==> flow/design.v <==
module regfile(
		input [4:0] wr_num, input [31:0] wr_data, input wr_en,
		input [4:0] rd0_num, output [31:0] rd0_data,
		input [4:0] rd1_num, output [31:0] rd1_data,
		input clk);
    reg[31:0] data [1:31];  
	always @(posedge clk)
        if(wr_en && wr_num!=0) data[wr_num] <= wr_data;
   	assign rd0_data = (rd0_num!=0) ? data[rd0_num] : 32'h00000000;
   	assign rd1_data = (rd1_num!=0) ? data[rd1_num] : 32'h00000000;
endmodule
module mips(input clk, reset,
            input  [31:0] instr_in, data_in,
            output [31:0] instr_addr, data_addr, data_out,
            output        data_rd_wr);
    parameter [31:0] pc_init = 32'h80020000;
    localparam OP_SPECIAL  = 6'b000000, OP_SPECIAL2 = 6'b011100,
               OP_J = 6'b000010, OP_JAL = 6'b000011,
               OP_BEQ = 6'b000100, OP_BNE = 6'b000101,
               OP_ADDIU = 6'b001001, OP_SLTI = 6'b001010, OP_LUI = 6'b001111,
               OP_LW = 6'b100011, OP_SW = 6'b101011;
    localparam FN_SLL = 6'b000000, FN_JR = 6'b001000,
               FN_ADDU = 6'b100001, FN_SUBU = 6'b100011, FN_MUL = 6'b000010;
    localparam A_ADD = 3'd0, A_SUB = 3'd1, A_SLT = 3'd2, A_SLL = 3'd3,
               A_MUL = 3'd4, A_LUI = 3'd5, A_LINK = 3'd6;
    reg  [31:0] pc;
    reg         id_valid;
    reg  [31:0] id_instr, id_pc4;
    wire        stall;
    wire        id_redirect;
    wire [31:0] id_target;
    assign instr_addr = pc;
    always @(posedge clk) begin
        if (reset) begin
            pc       <= pc_init;
            id_valid <= 1'b0;
        end else if (!stall) begin
            pc       <= id_redirect ? id_target : pc + 32'd4;
            id_valid <= 1'b1;
        end
        if (reset || !stall) begin
            id_instr <= instr_in;
            id_pc4   <= pc + 32'd4;
        end
    end
    wire [5:0]  op    = id_instr[31:26];
    wire [4:0]  f_rs  = id_instr[25:21];
    wire [4:0]  f_rt  = id_instr[20:16];
    wire [4:0]  f_rd  = id_instr[15:11];
    wire [4:0]  f_sa  = id_instr[10:6];
    wire [5:0]  fn    = id_instr[5:0];
    wire [15:0] f_imm = id_instr[15:0];
    wire [31:0] simm  = {{16{f_imm[15]}}, f_imm};
    reg        d_use_rs, d_use_rt, d_wr, d_load, d_store, d_imm, d_br_rs;
    reg        d_beq, d_bne, d_j, d_jr;
    reg [4:0]  d_dst;
    reg [2:0]  d_alu;
    always @* begin
        d_use_rs = 1'b0; d_use_rt = 1'b0; d_wr = 1'b0; d_load = 1'b0;
        d_store = 1'b0; d_imm = 1'b0; d_beq = 1'b0; d_bne = 1'b0;
        d_j = 1'b0; d_jr = 1'b0; d_dst = 5'd0; d_alu = A_ADD; d_br_rs = 1'b0;
        case (op)
            OP_ADDIU: begin d_use_rs = 1'b1; d_wr = 1'b1; d_dst = f_rt; d_imm = 1'b1; d_alu = A_ADD; end
            OP_SLTI:  begin d_use_rs = 1'b1; d_wr = 1'b1; d_dst = f_rt; d_imm = 1'b1; d_alu = A_SLT; end
            OP_LUI:   begin d_wr = 1'b1; d_dst = f_rt; d_alu = A_LUI; end
            OP_LW:    begin d_use_rs = 1'b1; d_wr = 1'b1; d_dst = f_rt; d_imm = 1'b1; d_load = 1'b1; end
            OP_SW:    begin d_use_rs = 1'b1; d_use_rt = 1'b1; d_imm = 1'b1; d_store = 1'b1; end
            OP_BEQ:   begin d_use_rs = 1'b1; d_use_rt = 1'b1; d_beq = 1'b1; end
            OP_BNE:   begin d_use_rs = 1'b1; d_use_rt = 1'b1; d_bne = 1'b1; end
            OP_J:     begin d_j = 1'b1; end
            OP_JAL:   begin d_j = 1'b1; d_wr = 1'b1; d_dst = 5'd31; d_alu = A_LINK; end
            OP_SPECIAL: case (fn)
                FN_SLL:  begin d_use_rt = 1'b1; d_wr = 1'b1; d_dst = f_rd; d_alu = A_SLL; end
                FN_JR:   begin d_use_rs = 1'b1; d_jr = 1'b1; end
                FN_SUBU: begin d_use_rs = 1'b1; d_use_rt = 1'b1; d_wr = 1'b1; d_dst = f_rd; d_alu = A_SUB; end
                default: begin d_use_rs = 1'b1; d_use_rt = 1'b1; d_wr = 1'b1; d_dst = f_rd; d_alu = A_ADD; end  
            endcase
            OP_SPECIAL2: if (fn == FN_MUL) begin
                d_use_rs = 1'b1; d_use_rt = 1'b1; d_wr = 1'b1; d_dst = f_rd; d_alu = A_MUL;
            end
            default: ;
        endcase
        if (d_dst == 5'd0) d_wr = 1'b0;
    end
    wire d_branch = d_beq | d_bne | d_jr;    
    reg        wb_wr;
    reg [4:0]  wb_dst;
    reg [31:0] wb_res;
    wire [31:0] rf_rs, rf_rt;
    regfile regs(.wr_num(wb_dst), .wr_data(wb_res), .wr_en(wb_wr),
                 .rd0_num(f_rs), .rd0_data(rf_rs),
                 .rd1_num(f_rt), .rd1_data(rf_rt),
                 .clk(clk));
    wire [31:0] id_rs_wb = (wb_wr && wb_dst == f_rs) ? wb_res : rf_rs;
    wire [31:0] id_rt_wb = (wb_wr && wb_dst == f_rt) ? wb_res : rf_rt;
    reg        ex_valid, ex_wr, ex_load, ex_store, ex_imm;
    reg [4:0]  ex_dst, ex_rs, ex_rt, ex_sa;
    reg [2:0]  ex_alu;
    reg [31:0] ex_a, ex_b, ex_simm, ex_link;
    reg        me_valid, me_wr, me_load, me_store;
    reg [4:0]  me_dst;
    reg [31:0] me_res, me_sdata;
    wire [31:0] br_rs = (me_valid && me_wr && me_dst == f_rs) ? me_res : id_rs_wb;
    wire [31:0] br_rt = (me_valid && me_wr && me_dst == f_rt) ? me_res : id_rt_wb;
    wire hz_rs = d_use_rs && f_rs != 5'd0;
    wire hz_rt = d_use_rt && f_rt != 5'd0;
    wire ex_hit = ex_valid && ex_wr && ((hz_rs && ex_dst == f_rs) || (hz_rt && ex_dst == f_rt));
    wire me_hit = me_valid && me_wr && me_load && ((hz_rs && me_dst == f_rs) || (hz_rt && me_dst == f_rt));
    assign stall = id_valid && ((ex_hit && (ex_load || d_branch)) || (me_hit && d_branch));
    wire br_eq = (br_rs == br_rt);
    assign id_redirect = id_valid && !stall &&
                         (d_j || d_jr || (d_beq && br_eq) || (d_bne && !br_eq));
    assign id_target = d_jr ? br_rs :
                       d_j  ? {id_pc4[31:28], id_instr[25:0], 2'b00} :
                              id_pc4 + {simm[29:0], 2'b00};
    always @(posedge clk) begin
        if (reset) begin
            ex_valid <= 1'b0;
        end else begin
            ex_valid <= id_valid && !stall;
        end
        ex_wr    <= d_wr && id_valid && !stall;
        ex_load  <= d_load;
        ex_store <= d_store && id_valid && !stall;
        ex_imm   <= d_imm;
        ex_alu   <= d_alu;
        ex_dst   <= d_dst;
        ex_rs    <= f_rs;
        ex_rt    <= f_rt;
        ex_sa    <= f_sa;
        ex_a     <= id_rs_wb;
        ex_b     <= id_rt_wb;
        ex_simm  <= simm;
        ex_link  <= id_pc4 + 32'd4;
    end
    wire [31:0] fa = (me_valid && me_wr && me_dst == ex_rs) ? me_res :
                     (wb_wr && wb_dst == ex_rs) ? wb_res : ex_a;
    wire [31:0] fb = (me_valid && me_wr && me_dst == ex_rt) ? me_res :
                     (wb_wr && wb_dst == ex_rt) ? wb_res : ex_b;
    wire [31:0] opb = ex_imm ? ex_simm : fb;
    reg [31:0] alu_y;
    always @* begin
        case (ex_alu)
            A_SUB:   alu_y = fa - opb;
            A_SLT:   alu_y = {31'd0, $signed(fa) < $signed(opb)};
            A_SLL:   alu_y = fb << ex_sa;
            A_MUL:   alu_y = fa * fb;
            A_LUI:   alu_y = {ex_simm[15:0], 16'd0};
            A_LINK:  alu_y = ex_link;
            default: alu_y = fa + opb;
        endcase
    end
    always @(posedge clk) begin
        if (reset) begin
            me_valid <= 1'b0;
            me_store <= 1'b0;
        end else begin
            me_valid <= ex_valid;
            me_store <= ex_valid && ex_store;
        end
        me_wr    <= ex_valid && ex_wr;
        me_load  <= ex_load;
        me_dst   <= ex_dst;
        me_res   <= alu_y;
        me_sdata <= fb;
    end
    assign data_addr  = me_res;
    assign data_out   = me_sdata;
    assign data_rd_wr = ~me_store;
    always @(posedge clk) begin
        if (reset) wb_wr <= 1'b0;
        else       wb_wr <= me_valid && me_wr;
        wb_dst <= me_dst;
        wb_res <= me_load ? data_in : me_res;
    end
endmodule
## From RTL to reports: mips

What the tools print for mips, step after step.
Lines are those of the file above, counted from 1.
Cell names lack the library's common part.
The mark n/a stands for no value.

| inputs | value |
|---|---|
| top | mips |
| clock port | clk |
| cell library | sky130hd |
| library corner | tt_025C_1v80 |

## Elaborated design

Source: Yosys, flattened and elaborated, memories not mapped. Widths are those after wreduce. Print and check cells do not count. Equal cells are merged and count once.
Memory sizes are those after Yosys's memory passes, which may raise the word count (mostly to a power of two), join words into wider ones and drop unused or constant bits.

| storage and ports | value |
|---|---|
| bits in registers | 348 |
| memory bits (writable) | 992 |
| word width x clocked read ports | 64 |
| memory cells | 1 |
| word-level cells | 166 |

| cells by class | value |
|---|---|
| add/sub/neg operators | 5 |
| multipliers | 1 |
| $lt $le $gt $ge | 1 |
| equal/unequal tests | 30 |
| shifts and indexed selects | 1 |
| multiplexer cells | 42 |
| bitwise logic cells | 3 |
| reduce/logical cells | 54 |

Memory list:

| memory | depth | bits a word | rd ports | wr ports | line | source |
|---|---|---|---|---|---|---|
| regs.data | 31 | 32 | 2 | 1 | 6 | `reg[31:0] data [1:31];` |

Operators with widths:

| kind | number |
|---|---|
| multiplier 32 x 32 -> 32 bit | 1 |
| 2-to-1 mux 32 bit | 16 |
| parallel mux 32 bit (select 6 bit) | 1 |
| adder 32 x 3 -> 32 bit (second input constant) | 2 |
| adder 32 bit | 2 |
| == test 5 bit | 10 |
| logical AND 1 bit | 32 |
| subtractor 32 bit | 1 |
| < comparator 32 bit | 1 |
| == test 32 bit | 1 |
| left shift 32 x 5 -> 32 bit | 1 |
| 2-to-1 mux 5 bit | 5 |
| == test 6 x 4 -> 1 bit (second input constant) | 4 |
| parallel mux 5 bit (select 4 bit) | 1 |
| == test 6 x 2 -> 1 bit (second input constant) | 3 |
| == test 6 bit (second input constant) | 3 |
| nonzero test 5 bit | 3 |
| parallel mux 3 bit (select 5 bit) | 1 |
| 2-to-1 mux 1 bit | 13 |
| == test 6 x 3 -> 1 bit (second input constant) | 2 |
| logical NOT 6 bit | 2 |
| == test 3 bit (second input constant) | 3 |
| parallel mux 1 bit (select 3 bit) | 3 |
| logical OR 1 bit | 8 |
| OR reduction 4 bit | 2 |
| == test 3 x 2 -> 1 bit (second input constant) | 2 |
| == test 6 x 5 -> 1 bit (second input constant) | 1 |
| OR reduction 6 bit | 1 |

Not listed: further kinds 10, cells in them 12.

## Logic depth

Yosys ltp: most cells in a row. Word level: on the elaborated netlist, between registers, memories and ports. Mapped: between sequential cells and ports; inverters and the memories' decode and read muxes count.

| logic depth | value |
|---|---|
| depth in word-level cells | 14 |
| ABC_AREA | 0 |
| mapped depth | 40 |

## After synthesis

Yosys stat after the flow's synthesis: flattened, memories mapped to cells. It holds for the ABC_AREA given above (unset counts as 0); a run with the other value may have another netlist.
The area totals of this step are shown rounded.

| mapped netlist | value |
|---|---|
| standard cells after synthesis | 6903 |
| cell area after synthesis | 84100 um^2 |
| flip-flops | 1348 |

Cell types:

| type | number |
|---|---|
| edfxtp_1 | 1056 |
| mux4_2 | 451 |
| fa_1 | 411 |
| dfxtp_1 | 292 |
| ha_1 | 217 |
| mux2i_1 | 258 |
| nor2_1 | 681 |
| inv_1 | 550 |
| nand2_1 | 531 |
| xnor2_1 | 189 |
| a21oi_1 | 266 |
| clkbuf_1 | 279 |
| o21ai_0 | 206 |
| a211oi_1 | 105 |
| xor2_1 | 79 |
| mux2_2 | 53 |
| a21o_1 | 73 |
| nand3_1 | 94 |

Other cell types: 79; their cells: 1112.
By module: a second synthesis without flattening, with its own total; a netlist apart from the flattened one above.

| second synthesis, totals | value |
|---|---|
| cell total of the unflattened synthesis | 7041 |
| area total of the unflattened synthesis | 84600 um^2 |

Each row is one instance without its submodules.

Modules:

| module | times used | cells | area (um^2) | sequential area (um^2) |
|---|---|---|---|---|
| regfile | 1 | 2593 | 46500 | 29800 |
| mips | 1 | 4448 | 38100 | 7570 |

## Path before layout

Path of least setup slack by OpenSTA after synthesis, without wires, with an ideal clock, recovery checks aside; 20% of the period is set as input and as output delay. Where synthesis merged equal registers, the netlist keeps one of their names.

| path after synthesis | value |
|---|---|
| path type | register to register |
| start | reg wb_dst[3] |
| end | reg me_res[31] |
| period | 11.0 ns |
| arrival time | 8.844 ns |
| data required time | 10.880 ns |
| path slack | 2.037 ns |
| delay of the path | 8.964 ns |
| stages | 36 |
| path buffers | 6 |
| period reached after synthesis | 8.963 ns |

"delay of the path" is the arrival time less input delay plus setup time.
"stages" counts driving pins, that of a launching flip-flop among them; a cell with two outputs on the path counts twice.
"period reached after synthesis" = period - worst setup slack (recovery checks aside). The figure is calculated, with input and output delays left at 20% of the set period.
Between the ends stands the longest chain of elaborated cells between them, by number of cells; it is not shown to be the way that was timed. Of several equally long chains one is given.
A line is the first line of the expression or statement that the cell stems from. Yosys adds cells for indexed reads and writes and turns some case tables into memories.

| on the way, after synthesis | value |
|---|---|
| path through | dfxtp_1 clkbuf_1 xor2_1 nor4_1 and3_1 buf_2 buf_2 buf_2 buf_2 mux2i_1 a21o_1 clkbuf_1 nor2_1 fa_1 fa_1 fa_1 inv_1 fa_1 inv_1 fa_1 ha_1 fa_1 fa_1 ha_1 a21o_1 or3_1 a211oi_1 o21a_1 o31a_1 o21bai_1 a21oi_1 o21bai_1 a21boi_0 a21oi_1 xnor2_1 o2bb2ai_1 |
| length of the longest elaborated chain | 7 |
| elaborated cells on any way between the ends | 14 |
| RTL lines with such cells | 10 |
| classes of those cells | 2 x add/sub; 1 x mul; 2 x eq/ne; 1 x shift; 6 x mux; 2 x reduce/logical |

Ends and longest elaborated chain, after synthesis:

| what | line | source |
|---|---|---|
| start: declaration | 87 | `reg [4:0]  wb_dst;` |
| start: assignment | 173 | `wb_dst <= me_dst;` |
| == test 5 bit | 139 | `(wb_wr && wb_dst == ex_rt) ? wb_res : ex_b;` |
| logical AND 1 bit | 139 |  |
| 2-to-1 mux 32 bit | 139 |  |
| 2-to-1 mux 32 bit | 138 | `wire [31:0] fb = (me_valid && me_wr && me_dst == ex_rt) ? me_res :` |
| 2-to-1 mux 32 bit | 140 | `wire [31:0] opb = ex_imm ? ex_simm : fb;` |
| adder 32 bit | 150 | `default: alu_y = fa + opb;` |
| parallel mux 32 bit (select 6 bit) | 143 | `case (ex_alu)` |
| end: assignment | 164 | `me_res   <= alu_y;` |
| end: declaration | 102 | `reg [31:0] me_res, me_sdata;` |

## Timing after layout

Path of least setup slack in the final report of run 3 (OpenROAD, finished layout, wires in). Where an end is a register, its clock arrival counts in the times.

| path post-layout | value |
|---|---|
| path type | register to register |
| start | reg wb_dst[4] |
| end | reg me_res[31] |
| period | 15.4 ns |
| arrival time | 11.58 ns |
| data required time | 16.09 ns |
| path slack | 4.51 ns |
| stages | 31 |
| path buffers | 1 |

Between the ends stands the longest chain of elaborated cells between them, by number of cells; it is not shown to be the way that was timed. Of several equally long chains one is given.

| on the way, post-layout | value |
|---|---|
| path through | dfxtp_1 xor2_1 or4_1 nor2_2 buf_4 mux2i_1 a21o_1 nor2_1 fa_1 inv_1 fa_1 fa_1 fa_1 inv_1 fa_1 ha_1 fa_1 fa_1 ha_1 a21o_1 or3_1 a211oi_1 o21a_1 o31a_1 o21bai_1 a21oi_1 o21bai_1 a21boi_0 a21oi_1 xnor2_1 o2bb2ai_1 |
| length of the longest elaborated chain | 7 |
| elaborated cells on any way between the ends | 14 |
| RTL lines with such cells | 10 |
| classes of those cells | 2 x add/sub; 1 x mul; 2 x eq/ne; 1 x shift; 6 x mux; 2 x reduce/logical |

Ends and longest elaborated chain, post-layout:

| what | line | source |
|---|---|---|
| start: declaration | 87 | `reg [4:0]  wb_dst;` |
| start: assignment | 173 | `wb_dst <= me_dst;` |
| == test 5 bit | 139 | `(wb_wr && wb_dst == ex_rt) ? wb_res : ex_b;` |
| logical AND 1 bit | 139 |  |
| 2-to-1 mux 32 bit | 139 |  |
| 2-to-1 mux 32 bit | 138 | `wire [31:0] fb = (me_valid && me_wr && me_dst == ex_rt) ? me_res :` |
| 2-to-1 mux 32 bit | 140 | `wire [31:0] opb = ex_imm ? ex_simm : fb;` |
| adder 32 bit | 150 | `default: alu_y = fa + opb;` |
| parallel mux 32 bit (select 6 bit) | 143 | `case (ex_alu)` |
| end: assignment | 164 | `me_res   <= alu_y;` |
| end: declaration | 102 | `reg [31:0] me_res, me_sdata;` |

--- measured runs ---
Flow measurements of mips on sky130hd: 4 stored runs with different settings, listed in no order. Input and output delays are each 20% of the period that was set; the output load is 0.01 pF.
"reached clock period" is the run's clock period less its worst setup slack. It is reckoned from that one timing run; input and output delays stay at 20% of the period that was set.
"critical setup path time" is the time allowed to the run's worst setup path (the clock period less input and output delay, where it has them) less its slack. Clock arrival times count: a late capture clock shortens it, a late launch clock lengthens it.
Values from the reports are rounded here.
A setting shown as . is not set for that run.
Among the results, . means that no value is shown for the run.

| stored run | ABC_AREA | CELL_PAD_IN_SITES_DETAIL_PLACEMENT | CELL_PAD_IN_SITES_GLOBAL_PLACEMENT | CORE_UTILIZATION | CTS_CLUSTER_SIZE | GPL_ROUTABILITY_DRIVEN | GPL_TIMING_DRIVEN | MAX_ROUTING_LAYER | MIN_ROUTING_LAYER | PLACE_DENSITY_LB_ADDON | SETUP_SLACK_MARGIN | period_ns | CAP_MARGIN | CORE_MARGIN | SLEW_MARGIN | PLACE_DENSITY | HOLD_SLACK_MARGIN | area of the synthesized netlist (um^2) | die area (um^2) | standard-cell area after layout (um^2) | utilization in the final report (%) | setup slack of the worst path (ns) | summed negative setup slack (ns) | lowest hold slack (ns) | reached clock period (ns) | critical setup path time (ns) | class of the worst setup path |
|---|---|---|---|---|---|---|---|---|---|---|---|---|---|---|---|---|---|---|---|---|---|---|---|---|---|---|---|
| run 1 | 1 | 1 | 0 | 40 | 21 | 0 | 0 | met5 | met2 | 0.07 | 2.47 | 11.0 | 20 | 2 | 20 | . | . | . | . | . | . | . | . | . | . | . | . |
| run 2 | . | . | 3 | 66 | . | . | 0 | met4 | met2 | 0.1 | 0.37 | 6.75 | 20 | 2 | 20 | . | . | . | . | . | . | . | . | . | . | . | . |
| run 3 | . | . | . | 40 | . | . | . | . | . | . | . | 15.4 | 20 | 2 | 20 | 0.6 | . | 84100 | 214000 | 94400 | 45.1 | 4.51 | 0.000 | 0.368 | 10.886 | 10.89 | register to register |
| run 4 | 1 | 1 | 1 | 27 | 21 | 0 | 0 | met5 | met2 | 0.07 | 2.47 | 11.0 | 20 | 2 | 15 | . | 0.22 | . | . | . | . | . | . | . | . | . | . |

Run 1: no results, routing failed with GRT-0116
Run 2: no results, placement failed with FLW-0024
Run 4: no results, routing failed with GRT-0116
--- end ---
